==> flow/design.v <==
`timescale 1 ns / 1 ps
module ame_sobel_filter #(
    parameter LINE_DATA_BITS = 7,
    parameter COMP_DATA_BITS = 8
) (
    input logic clk_i,
    input logic rst_n_i,
    input  logic comp_init_i,
    output logic comp_done_o,
    input logic [5:0] [LINE_DATA_BITS-1:0] line_data_i,
    output logic [3:0] [3:0] [COMP_DATA_BITS-1:0] comp_data_o
);
typedef enum logic [2:0] {
    IDLE   = 3'b000,
    COMP_1 = 3'b001,
    COMP_2 = 3'b010,
    COMP_3 = 3'b011,
    COMP_4 = 3'b100,
    COMP_5 = 3'b101,
    COMP_6 = 3'b110
} state_t;
state_t ctl_sta;
logic [5:0] [1:0] [COMP_DATA_BITS-1:0] line_data;
logic [3:0] [3:0] [COMP_DATA_BITS-1:0] comp_data;
typedef enum logic {
    DATA_1 = 1'b0,
    DATA_2 = 1'b1
} comp_data_t;
generate
    for (genvar i = 0; i < 6; i++) begin: comp_block
        assign line_data[i][DATA_1] = line_data_i[i];
        assign line_data[i][DATA_2] = line_data_i[i] << 1;
    end
endgenerate
logic comp_done;
assign comp_done_o = comp_done;
assign comp_data_o = comp_data;
always_ff @(posedge clk_i or negedge rst_n_i)
begin
    if (!rst_n_i) begin
        ctl_sta <= IDLE;
        comp_done <= 'b0;
        comp_data <= 'b0;
    end else begin
        case (ctl_sta)
            IDLE:
                ctl_sta <= comp_init_i ? COMP_1 : ctl_sta;
            COMP_1:
                ctl_sta <= COMP_2;
            COMP_2:
                ctl_sta <= COMP_3;
            COMP_3:
                ctl_sta <= COMP_4;
            COMP_4:
                ctl_sta <= COMP_5;
            COMP_5:
                ctl_sta <= COMP_6;
            COMP_6:
                ctl_sta <= comp_init_i ? COMP_1 : IDLE;
            default:
                ctl_sta <= IDLE;
        endcase
        comp_done <= (ctl_sta == COMP_6);
        case (ctl_sta)
            IDLE:
                comp_data <= 'b0;
            COMP_1: begin
                comp_data[0][0] <= - line_data[0][DATA_1] - line_data[1][DATA_2] - line_data[2][DATA_1];
                comp_data[1][0] <= - line_data[1][DATA_1] - line_data[2][DATA_2] - line_data[3][DATA_1];
                comp_data[2][0] <= - line_data[2][DATA_1] - line_data[3][DATA_2] - line_data[4][DATA_1];
                comp_data[3][0] <= - line_data[3][DATA_1] - line_data[4][DATA_2] - line_data[5][DATA_1];
            end
            COMP_2: begin
                comp_data[0][1] <= - line_data[0][DATA_1] - line_data[1][DATA_2] - line_data[2][DATA_1];
                comp_data[1][1] <= - line_data[1][DATA_1] - line_data[2][DATA_2] - line_data[3][DATA_1];
                comp_data[2][1] <= - line_data[2][DATA_1] - line_data[3][DATA_2] - line_data[4][DATA_1];
                comp_data[3][1] <= - line_data[3][DATA_1] - line_data[4][DATA_2] - line_data[5][DATA_1];
            end
            COMP_3: begin
                comp_data[0][0] <= comp_data[0][0] + line_data[0][DATA_1] + line_data[1][DATA_2] + line_data[2][DATA_1];
                comp_data[1][0] <= comp_data[1][0] + line_data[1][DATA_1] + line_data[2][DATA_2] + line_data[3][DATA_1];
                comp_data[2][0] <= comp_data[2][0] + line_data[2][DATA_1] + line_data[3][DATA_2] + line_data[4][DATA_1];
                comp_data[3][0] <= comp_data[3][0] + line_data[3][DATA_1] + line_data[4][DATA_2] + line_data[5][DATA_1];
                comp_data[0][2] <= - line_data[0][DATA_1] - line_data[1][DATA_2] - line_data[2][DATA_1];
                comp_data[1][2] <= - line_data[1][DATA_1] - line_data[2][DATA_2] - line_data[3][DATA_1];
                comp_data[2][2] <= - line_data[2][DATA_1] - line_data[3][DATA_2] - line_data[4][DATA_1];
                comp_data[3][2] <= - line_data[3][DATA_1] - line_data[4][DATA_2] - line_data[5][DATA_1];
            end
            COMP_4: begin
                comp_data[0][1] <= comp_data[0][1] + line_data[0][DATA_1] + line_data[1][DATA_2] + line_data[2][DATA_1];
                comp_data[1][1] <= comp_data[1][1] + line_data[1][DATA_1] + line_data[2][DATA_2] + line_data[3][DATA_1];
                comp_data[2][1] <= comp_data[2][1] + line_data[2][DATA_1] + line_data[3][DATA_2] + line_data[4][DATA_1];
                comp_data[3][1] <= comp_data[3][1] + line_data[3][DATA_1] + line_data[4][DATA_2] + line_data[5][DATA_1];
                comp_data[0][3] <= - line_data[0][DATA_1] - line_data[1][DATA_2] - line_data[2][DATA_1];
                comp_data[1][3] <= - line_data[1][DATA_1] - line_data[2][DATA_2] - line_data[3][DATA_1];
                comp_data[2][3] <= - line_data[2][DATA_1] - line_data[3][DATA_2] - line_data[4][DATA_1];
                comp_data[3][3] <= - line_data[3][DATA_1] - line_data[4][DATA_2] - line_data[5][DATA_1];
            end
            COMP_5: begin
                comp_data[0][2] <= comp_data[0][2] + line_data[0][DATA_1] + line_data[1][DATA_2] + line_data[2][DATA_1];
                comp_data[1][2] <= comp_data[1][2] + line_data[1][DATA_1] + line_data[2][DATA_2] + line_data[3][DATA_1];
                comp_data[2][2] <= comp_data[2][2] + line_data[2][DATA_1] + line_data[3][DATA_2] + line_data[4][DATA_1];
                comp_data[3][2] <= comp_data[3][2] + line_data[3][DATA_1] + line_data[4][DATA_2] + line_data[5][DATA_1];
            end
            COMP_6: begin
                comp_data[0][3] <= comp_data[0][3] + line_data[0][DATA_1] + line_data[1][DATA_2] + line_data[2][DATA_1];
                comp_data[1][3] <= comp_data[1][3] + line_data[1][DATA_1] + line_data[2][DATA_2] + line_data[3][DATA_1];
                comp_data[2][3] <= comp_data[2][3] + line_data[2][DATA_1] + line_data[3][DATA_2] + line_data[4][DATA_1];
                comp_data[3][3] <= comp_data[3][3] + line_data[3][DATA_1] + line_data[4][DATA_2] + line_data[5][DATA_1];
            end
            default:
                comp_data <= 'b0;
        endcase
    end
end
endmodule
Step by step through the tools: ame_sobel_filter
The steps from the RTL of ame_sobel_filter to its reports follow in flow order.
Lines are those of the file above, counted from 1.
Library cell names are shortened.
{ "inputs": {"top": "ame_sobel_filter", "clock_port": "clk_i", "lib": "sky130hd", "pvt_corner": "tt_025C_1v80"} }

Elaborated design
Counts by Yosys on the flattened word-level netlist (proc, flatten, opt, wreduce; memories kept). Register bits leave out memories and registers merged into their read ports (data or address). Print and check cells are left out. Cells with the same type and inputs are merged into one.
{ "classes": {"mux": 19, "n_eq": 7, "reduce_logical": 5, "n_addsub": 60} }
{ "op_table": {"columns": ["cell", "n"], "rows": [
  ["8-bit parallel mux with 3-bit select", 16],
  ["8-bit by 7-bit adder with 8-bit output", 32],
  ["8-bit adder", 16],
  ["7-bit negator with 8-bit output", 4],
  ["8-bit by 7-bit subtractor with 8-bit output", 4],
  ["8-bit subtractor", 4],
  ["3-bit parallel mux with 7-bit select", 1],
  ["4-bit OR reduction", 4],
  ["3-bit equality test (second input constant)", 3],
  ["3-bit by 2-bit equality test with 1-bit output (second input constant)", 2],
  ["3-bit by 1-bit equality test with 1-bit output (second input constant)", 1],
  ["3-bit zero test", 1],
  ["3-bit two-way mux", 1],
  ["2-bit != test (second input constant)", 1],
  ["1-bit two-way mux", 1]
]} }
{ "bits": {"register_bits": 132, "output_inout_bits": 129, "elab_cells": 97, "in_bits": 45} }

Depth
Yosys ltp: most cells in a row. Word level: on the elaborated netlist, between registers, memories and ports. Mapped: between sequential cells and ports; inverters and the memories' decode and read muxes count.
{ "logic_depth": {"depth_word": 4, "abc_area": 0, "mapped_depth": 11, "depth_no_buf": 11} }

After synthesis
Yosys stat after the flow's synthesis: flattened, memories mapped to cells. It holds for the ABC_AREA given above (unset counts as 0); a run with the other value may have another netlist.
The area totals of this step are shown rounded.
{ "by_type": {"columns": ["type", "n", "area_total_um2"], "rows": [
  ["dfrtp_1", 135, 3378.24],
  ["fa_1", 158, 3.16E+03],
  ["ha_1", 136, 1.7E+03],
  ["inv_1", 242, 908.371],
  ["a21oi_1", 152, 760.73],
  ["a22oi_1", 81, 608.083],
  ["xnor2_1", 62, 543.021],
  ["nor2_1", 130, 487.968],
  ["a21o_1", 44, 330.317],
  ["a211oi_1", 34, 255.245],
  ["o21ai_0", 51, 255.245],
  ["xor2_1", 28, 245.235],
  ["clkbuf_1", 39, 146.39],
  ["a221oi_1", 13, 113.859],
  ["o31ai_1", 15, 112.608],
  ["clkbuf_8", 7, 96.342],
  ["a2111o_1", 8, 90.086],
  ["nand2_1", 22, 82.579]
]} }
Not listed: further types 27, cells in them 115.
{ "mapped": {"stdcells": 1472, "n_buf": 55, "area_mm2": 0.0142, "seqArea_mm2": 0.0034, "ff_cells": 136} }

Timing after synthesis
Path of least setup slack by OpenSTA after synthesis, without wires, with an ideal clock, recovery checks aside; 20% of the period is set as input and as output delay. Where synthesis merged equal registers, the netlist keeps one of their names.
{ "synth_path": {"kind": "input-to-reg", "start": "input port line_data_i", "end": "register comp_data", "setup_ps": 142, "path_delay_ps": 2772, "path_stages": 11, "arrival_time_ps": 3630, "path_buffers": 0, "required_ps": 4858, "in_delay_ps": 1000, "launch_ps": 1000, "setup_slack_ps": 1228, "period_ps": 5000, "period_less_setup_slack_ps": 3772} }
"path_delay_ps" = arrival - input delay + setup time.
"path_stages" counts driving pins, that of a launching flip-flop among them; a cell with two outputs on the path counts twice.
"period_less_setup_slack_ps" = period - worst setup slack (recovery checks aside). The figure is calculated, with input and output delays left at 20% of the set period.
An end named without its bit number is one bit of that signal or, where synthesis recoded a state register, one of its new flip-flops.
The rows between start and end are the longest chain of elaborated cells between them; the timing report does not say that the signal goes this way. Where chains are equally long, one stands for them.
A line is the first line of the expression or statement that the cell stems from. Yosys adds cells for indexed reads and writes and turns some case tables into memories.
At most two assigning lines are given for a register; there are more.
{ "synth_between": {"cell_sequence": "inv_1 fa_1 inv_1 fa_1 ha_1 fa_1 a21o_1 a21oi_1 xnor2_1 a221oi_1 a32oi_1", "elab_chain_len": 3, "cells_between": 5, "classes_between": "4 x add/sub; 1 x mux"} }
{ "synth_lines": {"columns": ["element", "line_no", "source"], "rows": [
  ["start: declaration", 10, "input logic [5:0] [LINE_DATA_BITS-1:0] line_data_i,"],
  ["8-bit adder", 101, "comp_data[1][2] <= comp_data[1][2] + line_data[1][DATA_1] + line_data[2][DATA_2] + line_data[3][DATA_1];"],
  ["8-bit by 7-bit adder with 8-bit output", 101, null],
  ["8-bit parallel mux with 3-bit select", 64, "case (ctl_sta)"],
  ["end: assignment", 43, "comp_data <= 'b0;"],
  ["end: assignment", 66, "comp_data <= 'b0;"],
  ["end: declaration", 24, "logic [3:0] [3:0] [COMP_DATA_BITS-1:0] comp_data;"]
]} }

Worst path after layout
From the final timing report of flow run 2: the path of least setup slack in the routed layout; clock arrival at registers is part of the times.
The report prints the path's times to 10 ps; the period is as set.
{ "layout_path": {"kind": "input-to-reg", "start": "input port line_data_i", "end": "register comp_data", "launch_ps": 1540, "path_stages": 12, "arrival_time_ps": 5640, "period_ps": 7680, "in_delay_ps": 1540, "setup_slack_ps": 2330, "path_buffers": 1, "setup_ps": 170, "required_ps": 7970} }
An end named without its bit number is one bit of that signal or, where synthesis recoded a state register, one of its new flip-flops.
The rows between start and end are the longest chain of elaborated cells between them; the timing report does not say that the signal goes this way. Where chains are equally long, one stands for them.
At most two assigning lines are given for a register; there are more.
{ "layout_between": {"cell_sequence": "clkdlybuf4s50_1 inv_1 fa_1 inv_1 fa_1 ha_1 fa_1 a21o_1 a21oi_1 xnor2_1 a221oi_1 a32oi_1", "elab_chain_len": 3, "cells_between": 5, "classes_between": "4 x add/sub; 1 x mux"} }
{ "layout_lines": {"columns": ["element", "line_no", "source"], "rows": [
  ["start: declaration", 10, "input logic [5:0] [LINE_DATA_BITS-1:0] line_data_i,"],
  ["8-bit adder", 101, "comp_data[1][2] <= comp_data[1][2] + line_data[1][DATA_1] + line_data[2][DATA_2] + line_data[3][DATA_1];"],
  ["8-bit by 7-bit adder with 8-bit output", 101, null],
  ["8-bit parallel mux with 3-bit select", 64, "case (ctl_sta)"],
  ["end: assignment", 43, "comp_data <= 'b0;"],
  ["end: assignment", 66, "comp_data <= 'b0;"],
  ["end: declaration", 24, "logic [3:0] [3:0] [COMP_DATA_BITS-1:0] comp_data;"]
]} }

Memo
Re: implementation data of ame_sobel_filter

Module ame_sobel_filter, platform sky130hd: 5 stored runs of the flow (Yosys, OpenROAD) with differing settings, in no particular order. Input and output delays are each 20% of the period that was set; the output load is 0.01 pF.
"clock period reached" is the run's clock period less its worst setup slack. It is reckoned from that one timing run; input and output delays stay at 20% of the period that was set.
"time used up by the worst setup path" = time allowed to the worst setup path (clock period - input delay - output delay, where it has them) - its slack; a late launch clock adds to it, a late capture clock takes from it.
"power" is the tool's figure for a default switching activity; nothing was simulated.
"time used up by the worst setup path" is given in steps of 10 ps.
The results are shown rounded.

==> flow run 1: settings <==
{ "ABC_AREA": 1, "CELL_PAD_IN_SITES_DETAIL_PLACEMENT": 2, "CORE_MARGIN": 2, "GPL_TIMING_DRIVEN": 1, "HOLD_SLACK_MARGIN": -0.01, "SLEW_MARGIN": 10, "period_ns": 2.4, "CAP_MARGIN": 20, "CORE_UTILIZATION": 40 }
==> flow run 1: results <==
no results, placement failed with DPL-0033

==> flow run 2: settings <==
{ "CORE_ASPECT_RATIO": 1.88, "CORE_UTILIZATION": 65, "CTS_CLUSTER_DIAMETER": 356, "GPL_ROUTABILITY_DRIVEN": 0, "GPL_TIMING_DRIVEN": 0, "PLACE_DENSITY_LB_ADDON": 0.02, "SETUP_SLACK_MARGIN": 1.64, "SLEW_MARGIN": 20, "period_ns": 7.68, "CAP_MARGIN": 20, "CORE_MARGIN": 2 }
==> flow run 2: results <==
post-layout utilization: 0.785
worst setup slack after layout: 2,330 ps
time used up by the worst setup path: 3,820 ps
kind of the worst setup path: input-to-reg
standard-cell area after layout: 0.0169 sq mm
power: 6.83 mW
worst hold slack in the final report: 399 ps
clock period reached: 5,353 ps
area of the synthesized netlist: 0.0142 sq mm
area inside the die boundary: 0.0231 sq mm
final setup TNS: 0 ps

==> flow run 3: settings <==
{ "CAP_MARGIN": 20, "CELL_PAD_IN_SITES_GLOBAL_PLACEMENT": 3, "CORE_UTILIZATION": 65, "CTS_CLUSTER_SIZE": 95, "GPL_TIMING_DRIVEN": 0, "PLACE_DENSITY": 0.77, "SLEW_MARGIN": 30, "TNS_END_PERCENT": 55, "period_ns": 6.49, "CORE_MARGIN": 2 }
==> flow run 3: results <==
no results, placement failed with GPL-0301

==> flow run 4: settings <==
{ "ABC_AREA": 1, "CELL_PAD_IN_SITES_DETAIL_PLACEMENT": 2, "CORE_ASPECT_RATIO": 1.09, "CORE_MARGIN": 2, "CTS_CLUSTER_SIZE": 68, "GPL_ROUTABILITY_DRIVEN": 1, "GPL_TIMING_DRIVEN": 1, "HOLD_SLACK_MARGIN": -0.01, "MIN_ROUTING_LAYER": "met2", "PLACE_DENSITY_LB_ADDON": 0.09, "SLEW_MARGIN": 10, "period_ns": 2.4, "CAP_MARGIN": 20, "CORE_UTILIZATION": 40 }
==> flow run 4: results <==
no results, placement failed with DPL-0033

==> flow run 5: settings <==
{ "CELL_PAD_IN_SITES_GLOBAL_PLACEMENT": 2, "CORE_MARGIN": 8, "CORE_UTILIZATION": 65, "PLACE_DENSITY_LB_ADDON": 0.1, "period_ns": 6.55, "CAP_MARGIN": 20, "SLEW_MARGIN": 20 }
==> flow run 5: results <==
no results, placement failed with FLW-0024
